==> flow/design.v <==
`timescale 1ns/1ps   
module fp_arithmetic_sequence_generator (
    input wire clk,                   
    input wire rst_n,                 
    input wire activate,              
    input wire [31:0] a1,             
    input wire [31:0] d,              
    input wire [31:0] n,              
    input wire [31:0] saddr,          
    output reg done,                  
    output reg [31:0] mem_addr,       
    output reg [31:0] mem_wdata,      
    output reg mem_write,             
    input wire mem_ready              
);
    localparam IDLE = 3'b000;        
    localparam INIT = 3'b001;        
    localparam LOAD_ADD = 3'b010;    
    localparam WAIT_ADD = 3'b011;    
    localparam MEM_WRITE = 3'b100;   
    localparam WAIT_MEM = 3'b101;    
    localparam UPDATE = 3'b110;      
    localparam FINISH = 3'b111;      
    reg [2:0] state;                 
    reg [31:0] counter;              
    reg [31:0] current_term;         
    reg [31:0] add_a, add_b;        
    reg add_start;                   
    wire [31:0] add_result;          
    wire add_done;                   
    fp_adder fp_add_inst (
        .clk(clk),
        .rst_n(rst_n),
        .a(add_a),
        .b(add_b),
        .start(add_start),
        .result(add_result),
        .done(add_done)
    );
    always @(posedge clk or negedge rst_n) begin
        if (!rst_n) begin
            state <= IDLE;
            counter <= 32'b0;
            current_term <= 32'b0;
            done <= 1'b0;
            add_start <= 1'b0;
            add_a <= 32'b0;
            add_b <= 32'b0;
            mem_addr <= 32'b0;
            mem_wdata <= 32'b0;
            mem_write <= 1'b0;
        end else begin
            add_start <= 1'b0;
            mem_write <= 1'b0;
            case (state)
                IDLE: begin
                    counter <= 32'b0;
                    done <= 1'b0;
                    if (activate) begin
                        state <= INIT;   
                    end
                end
                INIT: begin
                    current_term <= a1;          
                    counter <= 32'b0;            
                    mem_addr <= saddr;           
                    if (n == 32'b0)
                        state <= FINISH;         
                    else
                        state <= MEM_WRITE;      
                end
                LOAD_ADD: begin
                    add_a <= current_term;
                    add_b <= d;
                    add_start <= 1'b1;           
                    state <= WAIT_ADD;
                end
                WAIT_ADD: begin
                    if (add_done) begin
                        state <= MEM_WRITE;      
                    end
                end
                MEM_WRITE: begin
                    mem_wdata <= (counter == 0) ? a1 : add_result;
                    mem_write <= 1'b1;           
                    state <= WAIT_MEM;
                end
                WAIT_MEM: begin
                    if (mem_ready) begin
                        mem_addr <= mem_addr + 4;  
                        counter <= counter + 1'b1;  
                        if ((counter + 32'd1) >= n) begin
                            state <= FINISH;
                        end else if (counter == 0) begin
                            current_term <= a1;
                            state <= LOAD_ADD;   
                        end else begin
                            current_term <= add_result;
                            state <= LOAD_ADD;
                        end
                    end
                end
                FINISH: begin
                    done <= 1'b1;               
                    if (!activate) begin
                        state <= IDLE;          
                    end
                end
                default: state <= IDLE;         
            endcase
        end
    end
endmodule
module fp_adder (
    input wire clk,
    input wire rst_n,
    input wire [31:0] a,         
    input wire [31:0] b,         
    input wire start,            
    output reg [31:0] result,    
    output reg done              
);
    reg [31:0] a_reg, b_reg;    
    reg a_sign, b_sign;          
    reg [7:0] a_exp, b_exp;      
    reg [23:0] a_mant, b_mant;   
    reg [7:0] result_exp;        
    reg result_sign;             
    reg [24:0] result_mant;      
    reg [7:0] exp_diff;          
    localparam IDLE = 3'h0;       
    localparam UNPACK = 3'h1;     
    localparam ALIGN = 3'h2;      
    localparam ADD = 3'h3;        
    localparam NORMALIZE = 3'h4;  
    localparam PACK = 3'h5;       
    reg [2:0] state;
    always @(posedge clk or negedge rst_n) begin
        if (!rst_n) begin
            state <= IDLE;
            result <= 32'b0;
            done <= 1'b0;
        end else begin
            done <= 1'b0;   
            case (state)
                IDLE: begin
                    if (start) begin
                        a_reg <= a;   
                        b_reg <= b;
                        state <= UNPACK;
                    end
                end
                UNPACK: begin
                    a_sign <= a_reg[31];
                    a_exp <= a_reg[30:23];
                    a_mant <= {1'b1, a_reg[22:0]};   
                    b_sign <= b_reg[31];
                    b_exp <= b_reg[30:23];
                    b_mant <= {1'b1, b_reg[22:0]};   
                    state <= ALIGN;
                end
                ALIGN: begin
                    if (a_exp > b_exp) begin
                        exp_diff <= a_exp - b_exp;
                        b_mant <= ((a_exp - b_exp) > 24) ? 24'b0 : (b_mant >> (a_exp - b_exp));
                        result_exp <= a_exp;
                    end else begin
                        exp_diff <= b_exp - a_exp;
                        a_mant <= ((b_exp - a_exp) > 24) ? 24'b0 : (a_mant >> (b_exp - a_exp));
                        result_exp <= b_exp;
                    end
                    state <= ADD;
                end
                ADD: begin
                    if (a_sign == b_sign) begin
                        result_mant <= a_mant + b_mant;
                        result_sign <= a_sign;
                    end else begin
                        if (a_mant >= b_mant) begin
                            result_mant <= a_mant - b_mant;
                            result_sign <= a_sign;
                        end else begin
                            result_mant <= b_mant - a_mant;
                            result_sign <= b_sign;
                        end
                    end
                    state <= NORMALIZE;
                end
                NORMALIZE: begin
                    if (result_mant[24]) begin
                        result_mant <= result_mant >> 1;
                        result_exp <= result_exp + 1;
                        state <= PACK;
                    end else if (result_mant[23:0] != 0) begin
                        if (!result_mant[23]) begin
                            result_mant <= result_mant << 1;
                            result_exp <= result_exp - 1;
                        end else begin
                            state <= PACK;
                        end
                    end else begin
                        result_exp <= 8'b0;
                        state <= PACK;
                    end
                end
                PACK: begin
                    result <= {result_sign, result_exp, result_mant[22:0]};
                    done <= 1'b1;   
                    state <= IDLE;
                end
                default: state <= IDLE;   
            endcase
        end
    end
endmodule
Tool chain data of fp_arithmetic_sequence_generator
What the tools print for fp_arithmetic_sequence_generator, step after step.
Line numbers count from 1 in the design file above.
Operators: Yosys type, input widths -> output width; for muxes data width and select width s.
Cell names lack the library's common part.
A cell with - has no value.
Inputs
  top: fp_arithmetic_sequence_generator
  clock port: clk
  library: sky130hd
  timing corner: tt_025C_1v80

Word-level counts
Yosys after proc, flatten, opt, wreduce and memory -nomap, before mapping. Memory bits, and registers merged into a memory's read port (data or address), are not among the register bits. Print and check cells are not counted.
Bit counts
  bits in registers: 398
  latch bits: 0
  memory bits (writable): 0
  ROM bits: 0
  word width x clocked read ports: 0
  memories kept: 0
  bits of input ports: 132
  output and inout bits: 66
  word-level cells: 138
Operators by class
  add/sub/neg operators: 12
  $mul: 0
  div/mod/pow operators: 0
  $lt $le $gt $ge: 5
  equal/unequal tests: 24
  shifts and indexed selects: 2
  mux-type cells: 43
  bitwise gates (word level): 0
  reduce/logical cells: 26
Operators by type and width (number)
  $pmux 32 s2: 3
  $mux 32: 5
  $mux 24: 5
  $mux 25: 4
  $pmux 24 s2: 2
  $add 32x1->32 const B: 2
  $gt 32x5->1 const B: 2
  $logic_not 32->1: 2
  $sub 24x24->25: 2
  $pmux 25 s2: 1
  $shr 24x8->24: 2
  $add 32x3->32 const B: 1
  $ge 32x32->1: 1
  $mux 8: 4
  $mux 3: 9
  $add 24x24->25: 1
  $ge 24x24->1: 1
  $reduce_bool 24->1: 1
  $pmux 3 s7: 1
  $reduce_and 3->1: 6
  $sub 8x8->9: 2
  $sub 8x8->8: 2
  $pmux 8 s2: 1
  $eq 3x3->1 const B: 5
  $pmux 3 s5: 1
  $ne 2x2->1 const B: 6
  $reduce_and 2->1: 6
  $reduce_bool 2->1: 6
Other operator kinds: 17; their cells: 28.

Depth
Depth = most cells in a row (Yosys ltp): at word level without a register or memory, in the mapped netlist without a sequential cell, where the memories' decode and read muxes count.
Logic depth
  word-level depth: 5
  ABC_AREA: 0
  depth in mapped cells: 19
  gate-level depth less buffers: 17

Mapped cells and area
Yosys stat after the flow's synthesis: flattened, memories mapped to cells. It holds for the ABC_AREA given above (unset counts as 0); a run with the other value may have another netlist.
Mapped netlist
  mapped cells: 2580
  synthesis area: 25316.8 sq um
  sequential area: 10958.0 sq um
  mapped flip-flops: 405
  buffers: 162
Cells by type
  dfrtp_1: number 239, area in all 5.98E+03 sq um
  edfxtp_1: number 164, area in all 4.92E+03 sq um
  ha_1: number 125, area in all 1564 sq um
  mux2i_1: number 115, area in all 1.15E+03 sq um
  mux2_2: number 96, area in all 1.08E+03 sq um
  a21oi_1: number 153, area in all 765.734 sq um
  nor2_1: number 189, area in all 709.43 sq um
  o21ai_0: number 141, area in all 705.677 sq um
  inv_1: number 171, area in all 641.866 sq um
  nand2_1: number 171, area in all 641.866 sq um
  clkbuf_1: number 136, area in all 510.49 sq um
  a221oi_1: number 43, area in all 376.611 sq um
  mux4_2: number 16, area in all 360.346 sq um
  a21o_1: number 45, area in all 337.824 sq um
  nand3_1: number 67, area in all 335.322 sq um
  a22o_1: number 33, area in all 289.027 sq um
  xnor2_1: number 32, area in all 280.269 sq um
  or3_1: number 43, area in all 269.008 sq um
Not listed: further types 65, cells in them 601.
The figures by module come from a second, unflattened synthesis with its own total; it is not the netlist above.
Unflattened totals
  cell total of the unflattened synthesis: 2423
  area (unflattened synthesis): 24977.7 sq um
Rows give one instance, submodules left out.
By module
  fp_adder: instances 1, cells 1438, area 14473.9 sq um, sequential area 5901.9 sq um
  fp_arithmetic_sequence_generator: instances 1, cells 985, area 10503.8 sq um, sequential area 5056.1 sq um

Worst setup path after synthesis
Source: OpenSTA report_checks on the synthesized netlist (no wires, ideal clock, input and output delay 20% of the period each), path of least setup slack; recovery checks are left aside. Register names are those of the netlist, which keeps one name where synthesis merged equal registers.
Path post-synthesis
  kind: input -> register
  start point: in n[17]
  end point: reg current_term[10]
  clock period: 12.0 ns
  external input delay: 2.400 ns
  setup time: 0.141 ns
  time at the first pin: 2.400 ns
  data arrival time: 4.489 ns
  required time: 11.859 ns
  slack: 7.370 ns
  path delay: 2.230 ns
  stages on the path: 12
  buffers on the path: 1
  period reached after synthesis: 4.63 ns
"path delay" = arrival - input delay + setup time.
"stages on the path": output pins that drive a net of the path, with the launching flip-flop's if there is one; two outputs of one cell count as two.
"period reached after synthesis" is the clock period less the worst setup slack; recovery checks do not enter. This is arithmetic on one report: input and output delays are still those of the set period (20% each).
The rows between start and end are the longest chain of elaborated cells between them; the timing report does not say that the signal goes this way. Where chains are equally long, one stands for them.
A line is the first line of the expression or statement that the cell stems from. Yosys adds cells for indexed reads and writes and turns some case tables into memories.
A register here has more assigning lines than the two given.
Between the ends, post-synthesis
  cell sequence: inv_1 -> ha_1 -> a21o_1 -> a21o_1 -> a21o_1 -> a21o_1 -> a21oi_1 -> o2111ai_1 -> o21bai_1 -> a21boi_1 -> clkbuf_1 -> a221oi_1
  length of the longest elaborated chain: 4
  elaborated cells between the ends (all ways): 6
  source lines of those cells: 3
  those cells by class: 1 x compare; 1 x eq/ne; 3 x mux; 1 x reduce/logical
RTL lines, path post-synthesis
  start: declaration: RTL line 8  | input wire [31:0] n,
  $ge 32x32->1: RTL line 92  | if ((counter + 32'd1) >= n) begin
  $mux 32: RTL line 92
  $mux 32: RTL line 89  | if (mem_ready) begin
  $pmux 32 s2: RTL line 55  | case (state)
  end: assignment: RTL line 64  | current_term <= a1;
  end: assignment: RTL line 95  | current_term <= a1;
  end: declaration: RTL line 26  | reg [31:0] current_term;

Worst path after layout
Path of least setup slack in the final report of stored run 2 (OpenROAD, finished layout, wires in). Where an end is a register, its clock arrival counts in the times.
Path post-layout
  kind: register -> register
  start point: reg counter[0]
  end point: reg current_term[9]
  clock period: 8.83 ns
  setup time: 0.14 ns
  time at the first pin: 0.59 ns
  data arrival time: 5.65 ns
  required time: 9.27 ns
  slack: 3.62 ns
  stages on the path: 17
  buffers on the path: 2
The rows between start and end are the longest chain of elaborated cells between them; the timing report does not say that the signal goes this way. Where chains are equally long, one stands for them.
A register here has more assigning lines than the two given.
Between the ends, post-layout
  cell sequence: dfrtp_1 -> ha_1 -> nand4_1 -> or3_1 -> nor2_1 -> nand3_1 -> nor4_1 -> nand4_1 -> xnor2_1 -> ha_1 -> a21o_1 -> a21o_1 -> nor2_2 -> buf_4 -> a21boi_2 -> buf_4 -> a221oi_1
  length of the longest elaborated chain: 5
  elaborated cells between the ends (all ways): 9
  those cells by class: 1 x add/sub; 1 x compare; 1 x eq/ne; 4 x mux; 2 x reduce/logical
RTL lines, path post-layout
  start: declaration: RTL line 25  | reg [31:0] counter;
  start: assignment: RTL line 43  | counter <= 32'b0;
  start: assignment: RTL line 91  | counter <= counter + 1'b1;
  $add 32x1->32: RTL line 92  | if ((counter + 32'd1) >= n) begin
  $ge 32x32->1: RTL line 92
  $mux 32: RTL line 92
  $mux 32: RTL line 89  | if (mem_ready) begin
  $pmux 32 s2: RTL line 55  | case (state)
  end: assignment: RTL line 64  | current_term <= a1;
  end: assignment: RTL line 95  | current_term <= a1;
  end: declaration: RTL line 26  | reg [31:0] current_term;

Subject: fp_arithmetic_sequence_generator on sky130hd, stored results

Hello all,

fp_arithmetic_sequence_generator through Yosys and OpenROAD on sky130hd: 5 stored runs, unordered, with their settings and measured results. The constraints put input and output delay at 20% of the set period each and load the outputs with 0.01 pF.
"achieved clock period (ns)" = clock period - worst setup slack. The figure is calculated, with input and output delays left at 20% of the set period.
"worst setup path time (ns)" = time allowed to the worst setup path (clock period - input delay - output delay, where it has them) - its slack; a late launch clock adds to it, a late capture clock takes from it.
"finish__power__total": no workload was simulated; the value follows from the tool's default switching activity.

settings of stored run 1
{
  "CAP_MARGIN": 0,
  "CELL_PAD_IN_SITES_DETAIL_PLACEMENT": 2,
  "CELL_PAD_IN_SITES_GLOBAL_PLACEMENT": 2,
  "CORE_MARGIN": 7,
  "CORE_UTILIZATION": 52,
  "CTS_CLUSTER_DIAMETER": 351,
  "GPL_ROUTABILITY_DRIVEN": 1,
  "MAX_ROUTING_LAYER": "met4",
  "MIN_ROUTING_LAYER": "met1",
  "SLEW_MARGIN": 30,
  "TNS_END_PERCENT": 70,
  "period_ns": 12.0
}
report of stored run 1: did not finish, place, DPL-0033

settings of stored run 2
{
  "ABC_AREA": 0,
  "CELL_PAD_IN_SITES_DETAIL_PLACEMENT": 1,
  "CELL_PAD_IN_SITES_GLOBAL_PLACEMENT": 1,
  "CORE_ASPECT_RATIO": 1.46,
  "CORE_UTILIZATION": 33,
  "CTS_CLUSTER_SIZE": 14,
  "MAX_ROUTING_LAYER": "met5",
  "MIN_ROUTING_LAYER": "met1",
  "SLEW_MARGIN": 15,
  "period_ns": 8.83,
  "CAP_MARGIN": 20,
  "CORE_MARGIN": 2
}
report of stored run 2
yosys chip area after synthesis (um^2): 25316.8
finish__design__die__area: 78989.2
finish__design__instance__area__stdcell: 29769.8
finish__design__instance__utilization: 0.3924
finish__timing__setup__ws: 3.622
finish__timing__setup__tns: 0.000
finish__timing__hold__ws: 0.418
finish__power__total: 4.766e-03
achieved clock period (ns): 5.208
worst setup path time (ns): 5.21
worst setup path kind: register -> register

settings of stored run 3
{
  "period_ns": 12.0,
  "CAP_MARGIN": 20,
  "CORE_MARGIN": 2,
  "CORE_UTILIZATION": 40,
  "SLEW_MARGIN": 20
}
report of stored run 3
yosys chip area after synthesis (um^2): 25316.8
finish__design__die__area: 65321.1
finish__design__instance__area__stdcell: 29574.6
finish__design__instance__utilization: 0.4706
finish__timing__setup__ws: 6.822
finish__timing__setup__tns: 0.000
finish__timing__hold__ws: 0.421
finish__power__total: 3.462e-03
achieved clock period (ns): 5.178
worst setup path time (ns): 5.18
worst setup path kind: register -> register

settings of stored run 4
{
  "SETUP_SLACK_MARGIN": 0.71,
  "period_ns": 5.32,
  "CAP_MARGIN": 20,
  "CORE_MARGIN": 2,
  "CORE_UTILIZATION": 40,
  "SLEW_MARGIN": 20
}
report of stored run 4
yosys chip area after synthesis (um^2): 25316.8
finish__design__die__area: 65321.1
finish__design__instance__area__stdcell: 29801.1
finish__design__instance__utilization: 0.4742
finish__timing__setup__ws: 0.909
finish__timing__setup__tns: 0.000
finish__timing__hold__ws: 0.411
finish__power__total: 7.515e-03
achieved clock period (ns): 4.411
worst setup path time (ns): 4.41
worst setup path kind: register -> register

settings of stored run 5
{
  "CORE_UTILIZATION": 48,
  "period_ns": 5.32,
  "CAP_MARGIN": 20,
  "CORE_MARGIN": 2,
  "SLEW_MARGIN": 20
}
report of stored run 5
yosys chip area after synthesis (um^2): 25316.8
finish__design__die__area: 54597.0
finish__design__instance__area__stdcell: 29580.9
finish__design__instance__utilization: 0.5652
finish__timing__setup__ws: 0.583
finish__timing__setup__tns: 0.000
finish__timing__hold__ws: 0.347
finish__power__total: 7.898e-03
achieved clock period (ns): 4.737
worst setup path time (ns): 4.74
worst setup path kind: register -> register

Thanks
